==> flow/design.v <==
module alu (
  input [32-1:0] a, b, 
  input [6-1:0] s,
  output [32-1:0] y,
  output zero );
  assign y = s==6'b100000 ? a+b:
  			 s==6'b100010 ? a-b:
             s==6'b100100 ? a & b:
             s==6'b100101 ? a | b:
             s==6'b100110 ? a ^ b:
             s==6'b100111 ? ~ (a | b):
  			 s==6'b100001 ? a+b:
			 b;
  assign zero = (y == 32'b0);
endmodule
module rfile (
 input clk,
 input [5-1:0] a1, a2, a3,
 output [32-1:0] rd1, rd2,
 input [32-1:0] wd3,
 input we3);
	reg [32-1:0] rf[0:32-1];
	assign rd1 = |a1 == 0 ? 0: rf[a1];
	assign rd2 = |a2 == 0 ? 0: rf[a2];
	always @(posedge clk) 
		if(we3) rf[a3] <= wd3;
endmodule
module mipse(
input clk, rst_n,
input [32-1:0] instr,
input [32-1:0] readdata,
output reg [32-1:0] pc, 
output [32-1:0] aluresult,
output [32-1:0] writedata,
output memwrite);
wire [32-1:0] srca, srcb, result;
wire [6-1:0] opcode;
wire [5-1:0] shamt;
wire [6-1:0] func;
wire [5-1:0] rs, rd, rt, writereg;
wire [6-1:0] com;
wire [32-1:0] signimm;
wire [32-1:0] unsignimm;
wire [32-1:0] pcplus4;
wire regwrite;
wire sw_op, beq_op, bne_op, addi_op, lw_op, j_op, jal_op, jr_op, alu_op;
wire ori_op, lui_op;
wire slt_op, slti_op, sltiu_op;
wire zero;
wire addiu_op, sltu_op, bltz_op, bgez_op, blez_op, sll_op, movz_op, movz_en;
assign {opcode, rs, rt, rd, shamt, func} = instr;
assign signimm = {{16{instr[15]}},instr[15:0]};
assign unsignimm = {16'b0,instr[15:0]};
assign sw_op = (opcode == 6'b101011);
assign lw_op = (opcode == 6'b100011);
assign alu_op = (opcode == 6'b000000) & (func[5:3] == 3'b100);
assign addi_op = (opcode == 6'b001000);
assign addiu_op = (opcode == 6'b001001);
assign slti_op = (opcode == 6'b001010);
assign sltiu_op = (opcode == 6'b001011);
assign ori_op = (opcode == 6'b001101);
assign lui_op = (opcode == 6'b001111);
assign beq_op = (opcode == 6'b000100);
assign bne_op = (opcode == 6'b000101);
assign j_op = (opcode == 6'b000010);
assign jal_op = (opcode == 6'b000011);
assign jr_op = (opcode == 6'b000000) & (func == 6'b001000);
assign slt_op = (opcode == 6'b000000) & (func == 6'b101010);
assign sltu_op = (opcode == 6'b000000) & (func == 6'b101001);
assign memwrite = sw_op;
assign bltz_op = (opcode == 6'b000001) & (rt == 5'b00000);
assign bgez_op = (opcode == 6'b000001) & (rt == 5'b00001);
assign blez_op = (opcode == 6'b000110);
assign sll_op = (opcode == 6'b000000) & (func == 6'b000000);
assign movz_op = (opcode == 6'b000000) & (func == 6'b010000);
assign srcb = (addi_op | lw_op | sw_op | slti_op) ? signimm : 
				lui_op ? {instr[15:0], 16'b0}:
				(ori_op | addiu_op | sltiu_op) ? unsignimm : 
								writedata;
assign com = (addi_op | addiu_op | lw_op | sw_op) ? 6'b100000: 
			ori_op ? 6'b100101:
			lui_op ? 6'b000001:
			(beq_op | bne_op | slt_op | sltu_op | slti_op | sltiu_op ) ? 6'b100010: func;
assign movz_en = movz_op & (writedata == 0);
assign result = slt_op | sltu_op | slti_op | sltiu_op ? {31'b0,aluresult[31]} :
		movz_en ?  srca:
		sll_op ? (writedata << shamt) :
		jal_op ? pcplus4:
		lw_op  ? readdata :
		aluresult;
assign regwrite = lw_op | alu_op | addi_op | addiu_op | jal_op | slt_op | sltu_op | slti_op | sltiu_op | sll_op | movz_en | ori_op | lui_op;
assign writereg = jal_op ? 5'b11111: alu_op | slt_op | sltu_op | sll_op | movz_en ? rd : rt;
alu alu_1(.a(srca), .b(srcb), .s(com), .y(aluresult), .zero(zero));
rfile rfile_1(.clk(clk), .rd1(srca), .a1(rs), .rd2(writedata), .a2(rt), 
	.wd3(result), .a3(writereg), .we3(regwrite));
assign pcplus4 = pc+4;
always @(posedge clk or negedge rst_n) 
begin 
   if(!rst_n) pc <= 0;
   else if (j_op | jal_op) 
   	 pc	<= {pc[31:28],instr[25:0],2'b0};
   else if (jr_op) 
   	 pc	<= srca;
   else if ((beq_op & zero) | (bne_op & !zero))
     pc <= pcplus4 +{signimm[29:0],2'b0} ;
	else if ((bltz_op & (srca < 0)) | (blez_op & (srca <= 0)) | (bgez_op & (srca > 0)))
     pc <= pcplus4 +{signimm[29:0],2'b0} ;
   else 
     pc <= pcplus4;
end
endmodule
== From RTL to reports: mipse ==
The steps from the RTL of mipse to its reports follow in flow order.
Line numbers count from 1 in the design file above.
The mark n/a stands for no value.

* Top module: mipse
* Clock input: clk
* Standard-cell library: sky130hd
* Library corner: tt_025C_1v80

== Elaborated design ==
Yosys after proc, flatten, opt, wreduce and memory -nomap, before mapping. Enables and synchronous resets that opt folds into registers are not counted as muxes. Memory bits, and registers merged into a memory's read port (data or address), are not among the register bits. Print and check cells are not counted. Equal cells are merged and count once.
Memory sizes are those after Yosys's memory passes, which may raise the word count (mostly to a power of two), join words into wider ones and drop unused or constant bits.

* Elaborated cells: 132
* Flip-flop bits (word level): 32
* Output and inout port bits: 97
* Bits in writable memories: 1024
* Memory cells: 1

* Reduce/logical cells: 10
* Shift-type cells: 1
* Add/subtract/negate cells: 4
* Muxes and demuxes: 30
* Order comparisons: 3
* Eq/ne operators: 27
* Bitwise gates (word level): 54

{| class="wikitable"
|+ Memories
! name !! words !! width !! read ports !! write ports !! line !! source
|-
| rfile_1.rf || 32 || 32 || 2 || 1 || 22 || <nowiki>reg [32-1:0] rf[0:32-1];</nowiki>
|}

{| class="wikitable"
|+ Operators by type and width
! cell !! number
|-
| 32-bit 2-to-1 mux || 21
|-
| 32-bit logical NOT || 4
|-
| 6-bit == test with constant B || 11
|-
| 32-bit adder || 2
|-
| 6-bit by 4-bit == test with 1-bit output with constant B || 7
|-
| 1-bit OR || 36
|-
| 32-bit by 1-bit greater-than comparator with 1-bit output with constant B || 1
|-
| 32-bit by 1-bit <= comparator with 1-bit output with constant B || 1
|-
| 32-bit by 1-bit < comparator with 1-bit output with constant B || 1
|-
| 32-bit by 3-bit adder with 32-bit output with constant B || 1
|-
| 32-bit subtractor || 1
|-
| 32-bit bitwise AND || 1
|-
| 32-bit OR || 1
|-
| 32-bit bitwise XOR || 1
|-
| 32-bit by 5-bit << shifter with 32-bit output || 1
|-
| 32-bit NOT || 1
|-
| 28-bit 2-to-1 mux || 1
|-
| 6-bit 2-to-1 mux || 4
|-
| 6-bit by 3-bit == test with 1-bit output with constant B || 3
|-
| 5-bit 2-to-1 mux || 3
|-
| 1-bit bitwise AND || 14
|-
| 6-bit by 2-bit == test with 1-bit output with constant B || 2
|-
| 6-bit logical NOT || 2
|-
| 5-bit OR reduction || 2
|-
| 6-bit by 1-bit == test with 1-bit output with constant B || 1
|-
| 6-bit by 5-bit == test with 1-bit output with constant B || 1
|-
| 5-bit by 1-bit == test with 1-bit output with constant B || 1
|-
| 5-bit logical NOT || 1
|}

Not listed: further kinds 3, cells in them 3.

== Logic depth ==
Longest topological path by Yosys (ltp), each cell counted once; first at word level (registers and memories cut), then after technology mapping (sequential cells cut; the memories' decode and read muxes count).

* Depth in word-level cells: 25
* ABC_AREA: 1
* Gate-level depth with buffers: 48
* Depth with buffers taken out: 43

== Synthesis result ==
Source: synth_stat.txt of the flow (Yosys; design flattened, memories mapped). It holds for the ABC_AREA given above (unset counts as 0); a run with the other value may have another netlist.

{| class="wikitable"
|+ Cell types
! type !! number !! area in all (um^2)
|-
| sky130_fd_sc_hd__edfxtp_1 || 1024 || 3.07E+04
|-
| sky130_fd_sc_hd__nand2_1 || 2455 || 9.22E+03
|-
| sky130_fd_sc_hd__o21ai_0 || 888 || 4.44E+03
|-
| sky130_fd_sc_hd__nand3_1 || 698 || 3493.35
|-
| sky130_fd_sc_hd__nor2_1 || 798 || 3E+03
|-
| sky130_fd_sc_hd__inv_1 || 703 || 2.64E+03
|-
| sky130_fd_sc_hd__a21oi_1 || 414 || 2.07E+03
|-
| sky130_fd_sc_hd__ha_1 || 87 || 1.09E+03
|-
| sky130_fd_sc_hd__buf_2 || 163 || 815.782
|-
| sky130_fd_sc_hd__dfrtp_1 || 32 || 800.768
|-
| sky130_fd_sc_hd__o211ai_1 || 105 || 788.256
|-
| sky130_fd_sc_hd__clkbuf_1 || 196 || 735.706
|-
| sky130_fd_sc_hd__o221ai_1 || 79 || 691.914
|-
| sky130_fd_sc_hd__buf_6 || 60 || 675.648
|-
| sky130_fd_sc_hd__a22oi_1 || 79 || 593.069
|-
| sky130_fd_sc_hd__o21ai_1 || 116 || 580.557
|-
| sky130_fd_sc_hd__buf_4 || 69 || 517.997
|-
| sky130_fd_sc_hd__xor2_1 || 51 || 446.678
|}

Other cell types: 53; their cells: 542.

* Mapped area: 67019.3 um^2
* Sequential part of the area: 31550.3 um^2
* Cell count: 8559
* Mapped flip-flops: 1056
* Buffers: 529

== Path before layout ==
Source: OpenSTA report_checks on the synthesized netlist (no wires, ideal clock, input and output delay 20% of the period each), path of least setup slack; recovery checks are left aside. Register names are those of the netlist, which keeps one name where synthesis merged equal registers.

* Path type: input-to-reg
* Start: in instr[21]
* End: mem rfile_1.rf[0][29]
* Buffers on the path: 6
* Arrival time: 7279 ps
* Required time: 9533 ps
* Path slack: 2254 ps
* Clock period: 10000 ps
* Launch time at the first pin: 2000 ps
* Stages: 35
* Delay of the path: 5746 ps
* Period reached after synthesis: 7746 ps

"delay of the path" = arrival - input delay + setup time.
"stages" counts driving pins, that of a launching flip-flop among them; a cell with two outputs on the path counts twice.
"period reached after synthesis" is the clock period less the worst setup slack; recovery checks do not enter. This is arithmetic on one report: input and output delays are still those of the set period (20% each).
The rows between start and end are the longest chain of elaborated cells between them; the timing report does not say that the signal goes this way. Where chains are equally long, one stands for them.
Each line given opens the expression or statement behind the cell; cells for indexed reads and writes are added by Yosys, which also makes memories of some case tables.

* Path through: sky130_fd_sc_hd__buf_4 -> sky130_fd_sc_hd__inv_4 -> sky130_fd_sc_hd__buf_6 -> sky130_fd_sc_hd__buf_2 -> sky130_fd_sc_hd__buf_2 -> sky130_fd_sc_hd__clkbuf_1 -> sky130_fd_sc_hd__clkbuf_1 -> sky130_fd_sc_hd__nor2_1 -> sky130_fd_sc_hd__o221ai_1 -> sky130_fd_sc_hd__nand3_1 -> sky130_fd_sc_hd__nand3_1 -> sky130_fd_sc_hd__nand2_1 -> sky130_fd_sc_hd__a31oi_1 -> sky130_fd_sc_hd__inv_1 -> sky130_fd_sc_hd__ha_1 -> sky130_fd_sc_hd__nand2_1 -> sky130_fd_sc_hd__nor2_1 -> sky130_fd_sc_hd__inv_1 -> sky130_fd_sc_hd__nor4_1 -> sky130_fd_sc_hd__nand2_1 -> sky130_fd_sc_hd__nand2_1 -> sky130_fd_sc_hd__nand2_1 -> sky130_fd_sc_hd__nand3_1 -> sky130_fd_sc_hd__nand2_1 -> sky130_fd_sc_hd__nand2_1 -> sky130_fd_sc_hd__nand2_1 -> sky130_fd_sc_hd__nand2_1 -> sky130_fd_sc_hd__nand2_1 -> sky130_fd_sc_hd__nand3_1 -> sky130_fd_sc_hd__nand2_1 -> sky130_fd_sc_hd__o21ai_0 -> sky130_fd_sc_hd__o21ai_0 -> sky130_fd_sc_hd__a21oi_1 -> sky130_fd_sc_hd__nor2_1 -> sky130_fd_sc_hd__a211oi_1
* Length of the longest elaborated chain: 17

{| class="wikitable"
|+ Ends and longest elaborated chain, post-synthesis
! item !! line !! source
|-
| start, declared || 30 || <nowiki>input [32-1:0] instr,</nowiki>
|-
| 5-bit OR reduction || 23 || <nowiki>assign rd1 = |a1 == 0 ? 0: rf[a1];</nowiki>
|-
| 32-bit logical NOT || 23 ||
|-
| 32-bit 2-to-1 mux || 23 ||
|-
| 32-bit adder || 12 || <nowiki>s==6'b100001 ? a+b:</nowiki>
|-
| 32-bit 2-to-1 mux || 12 ||
|-
| 32-bit 2-to-1 mux || 11 || <nowiki>s==6'b100111 ? ~ (a | b):</nowiki>
|-
| 32-bit 2-to-1 mux || 10 || <nowiki>s==6'b100110 ? a ^ b:</nowiki>
|-
| (+3 left out) || n/a ||
|-
| 32-bit 2-to-1 mux || 6 || <nowiki>assign y = s==6'b100000 ? a+b:</nowiki>
|-
| 32-bit 2-to-1 mux || 89 || <nowiki>lw_op ? readdata :</nowiki>
|-
| 32-bit 2-to-1 mux || 88 || <nowiki>jal_op ? pcplus4:</nowiki>
|-
| 32-bit 2-to-1 mux || 87 || <nowiki>sll_op ? (writedata << shamt) :</nowiki>
|-
| 32-bit 2-to-1 mux || 86 || <nowiki>movz_en ? srca:</nowiki>
|-
| 32-bit 2-to-1 mux || 85 || <nowiki>assign result = slt_op | sltu_op | slti_op | sltiu_op ? {31'b0,aluresult[31]} :</nowiki>
|-
| 32-bit 2-to-1 mux || 26 || <nowiki>if(we3) rf[a3] <= wd3;</nowiki>
|-
| end, declared || 22 || <nowiki>reg [32-1:0] rf[0:32-1];</nowiki>
|}

== Timing after layout ==
From the final timing report of record 2: the path of least setup slack in the routed layout; clock arrival at registers is part of the times.
The report prints the path's times to 10 ps; the period is as set.

* Path type: input-to-output
* Start: in instr[16]
* End: out aluresult[27]
* Stages: 32
* Output delay: 2520 ps
* Required time: 10080 ps
* Launch time at the first pin: 2520 ps
* Buffers on the path: 3
* Path slack: 900 ps
* Arrival time: 9180 ps
* Clock period: 12600 ps

The rows between start and end are the longest chain of elaborated cells between them; the timing report does not say that the signal goes this way. Where chains are equally long, one stands for them.

* Path through: sky130_fd_sc_hd__buf_8 -> sky130_fd_sc_hd__clkinv_8 -> sky130_fd_sc_hd__nor2_8 -> sky130_fd_sc_hd__buf_4 -> sky130_fd_sc_hd__a22oi_1 -> sky130_fd_sc_hd__o21ai_0 -> sky130_fd_sc_hd__nand2_1 -> sky130_fd_sc_hd__o21ai_0 -> sky130_fd_sc_hd__o21ai_0 -> sky130_fd_sc_hd__nand2_1 -> sky130_fd_sc_hd__nand2_1 -> sky130_fd_sc_hd__a31oi_1 -> sky130_fd_sc_hd__inv_1 -> sky130_fd_sc_hd__ha_1 -> sky130_fd_sc_hd__nand2_1 -> sky130_fd_sc_hd__nor2_1 -> sky130_fd_sc_hd__inv_1 -> sky130_fd_sc_hd__nor3_1 -> sky130_fd_sc_hd__and3_1 -> sky130_fd_sc_hd__nand2_1 -> sky130_fd_sc_hd__nand3_1 -> sky130_fd_sc_hd__nand2_1 -> sky130_fd_sc_hd__nand3_1 -> sky130_fd_sc_hd__nand2_1 -> sky130_fd_sc_hd__nand2_1 -> sky130_fd_sc_hd__nand2_1 -> sky130_fd_sc_hd__nand2_1 -> sky130_fd_sc_hd__nand2_1 -> sky130_fd_sc_hd__nand3_1 -> sky130_fd_sc_hd__nand2_1 -> sky130_fd_sc_hd__inv_1 -> sky130_fd_sc_hd__clkdlybuf4s50_1
* Length of the longest elaborated chain: 14

{| class="wikitable"
|+ Ends and longest elaborated chain, after layout
! item !! line !! source
|-
| start, declared || 30 || <nowiki>input [32-1:0] instr,</nowiki>
|-
| 5-bit OR reduction || 24 || <nowiki>assign rd2 = |a2 == 0 ? 0: rf[a2];</nowiki>
|-
| 32-bit logical NOT || 24 ||
|-
| 32-bit 2-to-1 mux || 24 ||
|-
| 32-bit 2-to-1 mux || 78 || <nowiki>(ori_op | addiu_op | sltiu_op) ? unsignimm :</nowiki>
|-
| 32-bit 2-to-1 mux || 77 || <nowiki>lui_op ? {instr[15:0], 16'b0}:</nowiki>
|-
| 32-bit 2-to-1 mux || 76 || <nowiki>assign srcb = (addi_op | lw_op | sw_op | slti_op) ? signimm :</nowiki>
|-
| 32-bit adder || 12 || <nowiki>s==6'b100001 ? a+b:</nowiki>
|-
| 32-bit 2-to-1 mux || 12 ||
|-
| 32-bit 2-to-1 mux || 11 || <nowiki>s==6'b100111 ? ~ (a | b):</nowiki>
|-
| 32-bit 2-to-1 mux || 10 || <nowiki>s==6'b100110 ? a ^ b:</nowiki>
|-
| 32-bit 2-to-1 mux || 9 || <nowiki>s==6'b100101 ? a | b:</nowiki>
|-
| 32-bit 2-to-1 mux || 8 || <nowiki>s==6'b100100 ? a & b:</nowiki>
|-
| 32-bit 2-to-1 mux || 7 || <nowiki>s==6'b100010 ? a-b:</nowiki>
|-
| 32-bit 2-to-1 mux || 6 || <nowiki>assign y = s==6'b100000 ? a+b:</nowiki>
|-
| end, declared || 33 || <nowiki>output [32-1:0] aluresult,</nowiki>
|}

Record of 2 stored runs of the RTL-to-layout flow on mipse, platform sky130hd. The runs are unordered. Constraints: input delay and output delay 20% of the set period each, output load 0.01 pF.
"worst setup path time" means the part of the period allowed to the worst setup path (the constraints hold back 20% at inputs and 20% at outputs) less its slack; where the path has registers, the arrival times of their clocks count too.
"power" is the tool's figure for a default switching activity; nothing was simulated.
"worst setup path time" is given in steps of 10 ps.

Record 1
==> flow/run.sh <==
#!/bin/bash
# the make line also repeats the synthesis and layout settings of config.mk as NAME=value (left out here)
make -C /OpenROAD-flow-scripts/flow DESIGN_CONFIG=/design/flow/config.mk WORK_HOME=/design/flow/orfs CLKGATE_MAP_FILE= finish
==> flow/config.mk <==
export PLATFORM = sky130hd
export DESIGN_NAME = mipse
export DESIGN_NICKNAME = mipse
export VERILOG_FILES = /design/flow/design.v
export SDC_FILE = /design/flow/constraint.sdc
export NUM_CORES = 4
export LEC_CHECK = 0
export ABC_AREA = 1
export CAP_MARGIN = 10
export CORE_MARGIN = 2
export CORE_UTILIZATION = 30
export CTS_CLUSTER_DIAMETER = 110
export CTS_CLUSTER_SIZE = 82
export GPL_TIMING_DRIVEN = 0
export HOLD_SLACK_MARGIN = 0.18
export MAX_ROUTING_LAYER = met5
export MIN_ROUTING_LAYER = met2
export PLACE_DENSITY = 0.68
export SLEW_MARGIN = 15
==> flow/constraint.sdc <==
create_clock -name core_clock -period 6.15 [get_ports {clk}]
set_input_delay 1.2300 -clock core_clock [delete_from_list [all_inputs] [get_ports {clk}]]
set_output_delay 1.2300 -clock core_clock [all_outputs]
set_load 0.01 [all_outputs]

==> results of record 1 <==
did not finish, routing stopped with GRT-0116

Record 2
==> flow/run.sh <==
#!/bin/bash
# the make line also repeats the synthesis and layout settings of config.mk as NAME=value (left out here)
make -C /OpenROAD-flow-scripts/flow DESIGN_CONFIG=/design/flow/config.mk WORK_HOME=/design/flow/orfs CLKGATE_MAP_FILE= finish
==> flow/config.mk <==
export PLATFORM = sky130hd
export DESIGN_NAME = mipse
export DESIGN_NICKNAME = mipse
export VERILOG_FILES = /design/flow/design.v
export SDC_FILE = /design/flow/constraint.sdc
export NUM_CORES = 4
export LEC_CHECK = 0
export ABC_AREA = 1
export CAP_MARGIN = 40
export CORE_MARGIN = 2
export CORE_UTILIZATION = 30
export CTS_CLUSTER_DIAMETER = 44
export MAX_ROUTING_LAYER = met4
export SLEW_MARGIN = 5
==> flow/constraint.sdc <==
create_clock -name core_clock -period 12.6 [get_ports {clk}]
set_input_delay 2.5200 -clock core_clock [delete_from_list [all_inputs] [get_ports {clk}]]
set_output_delay 2.5200 -clock core_clock [all_outputs]
set_load 0.01 [all_outputs]

==> results of record 2 <==
chip area after synthesis (Yosys): 67019.3 um^2
die area: 227195.0 um^2
standard-cell area of the final layout: 77860.9 um^2
worst setup slack after layout: 900 ps
total negative slack: 0 ps
worst hold slack: 593 ps
power: 11.703 mW
worst setup path time: 6660 ps
worst setup path kind: input-to-output
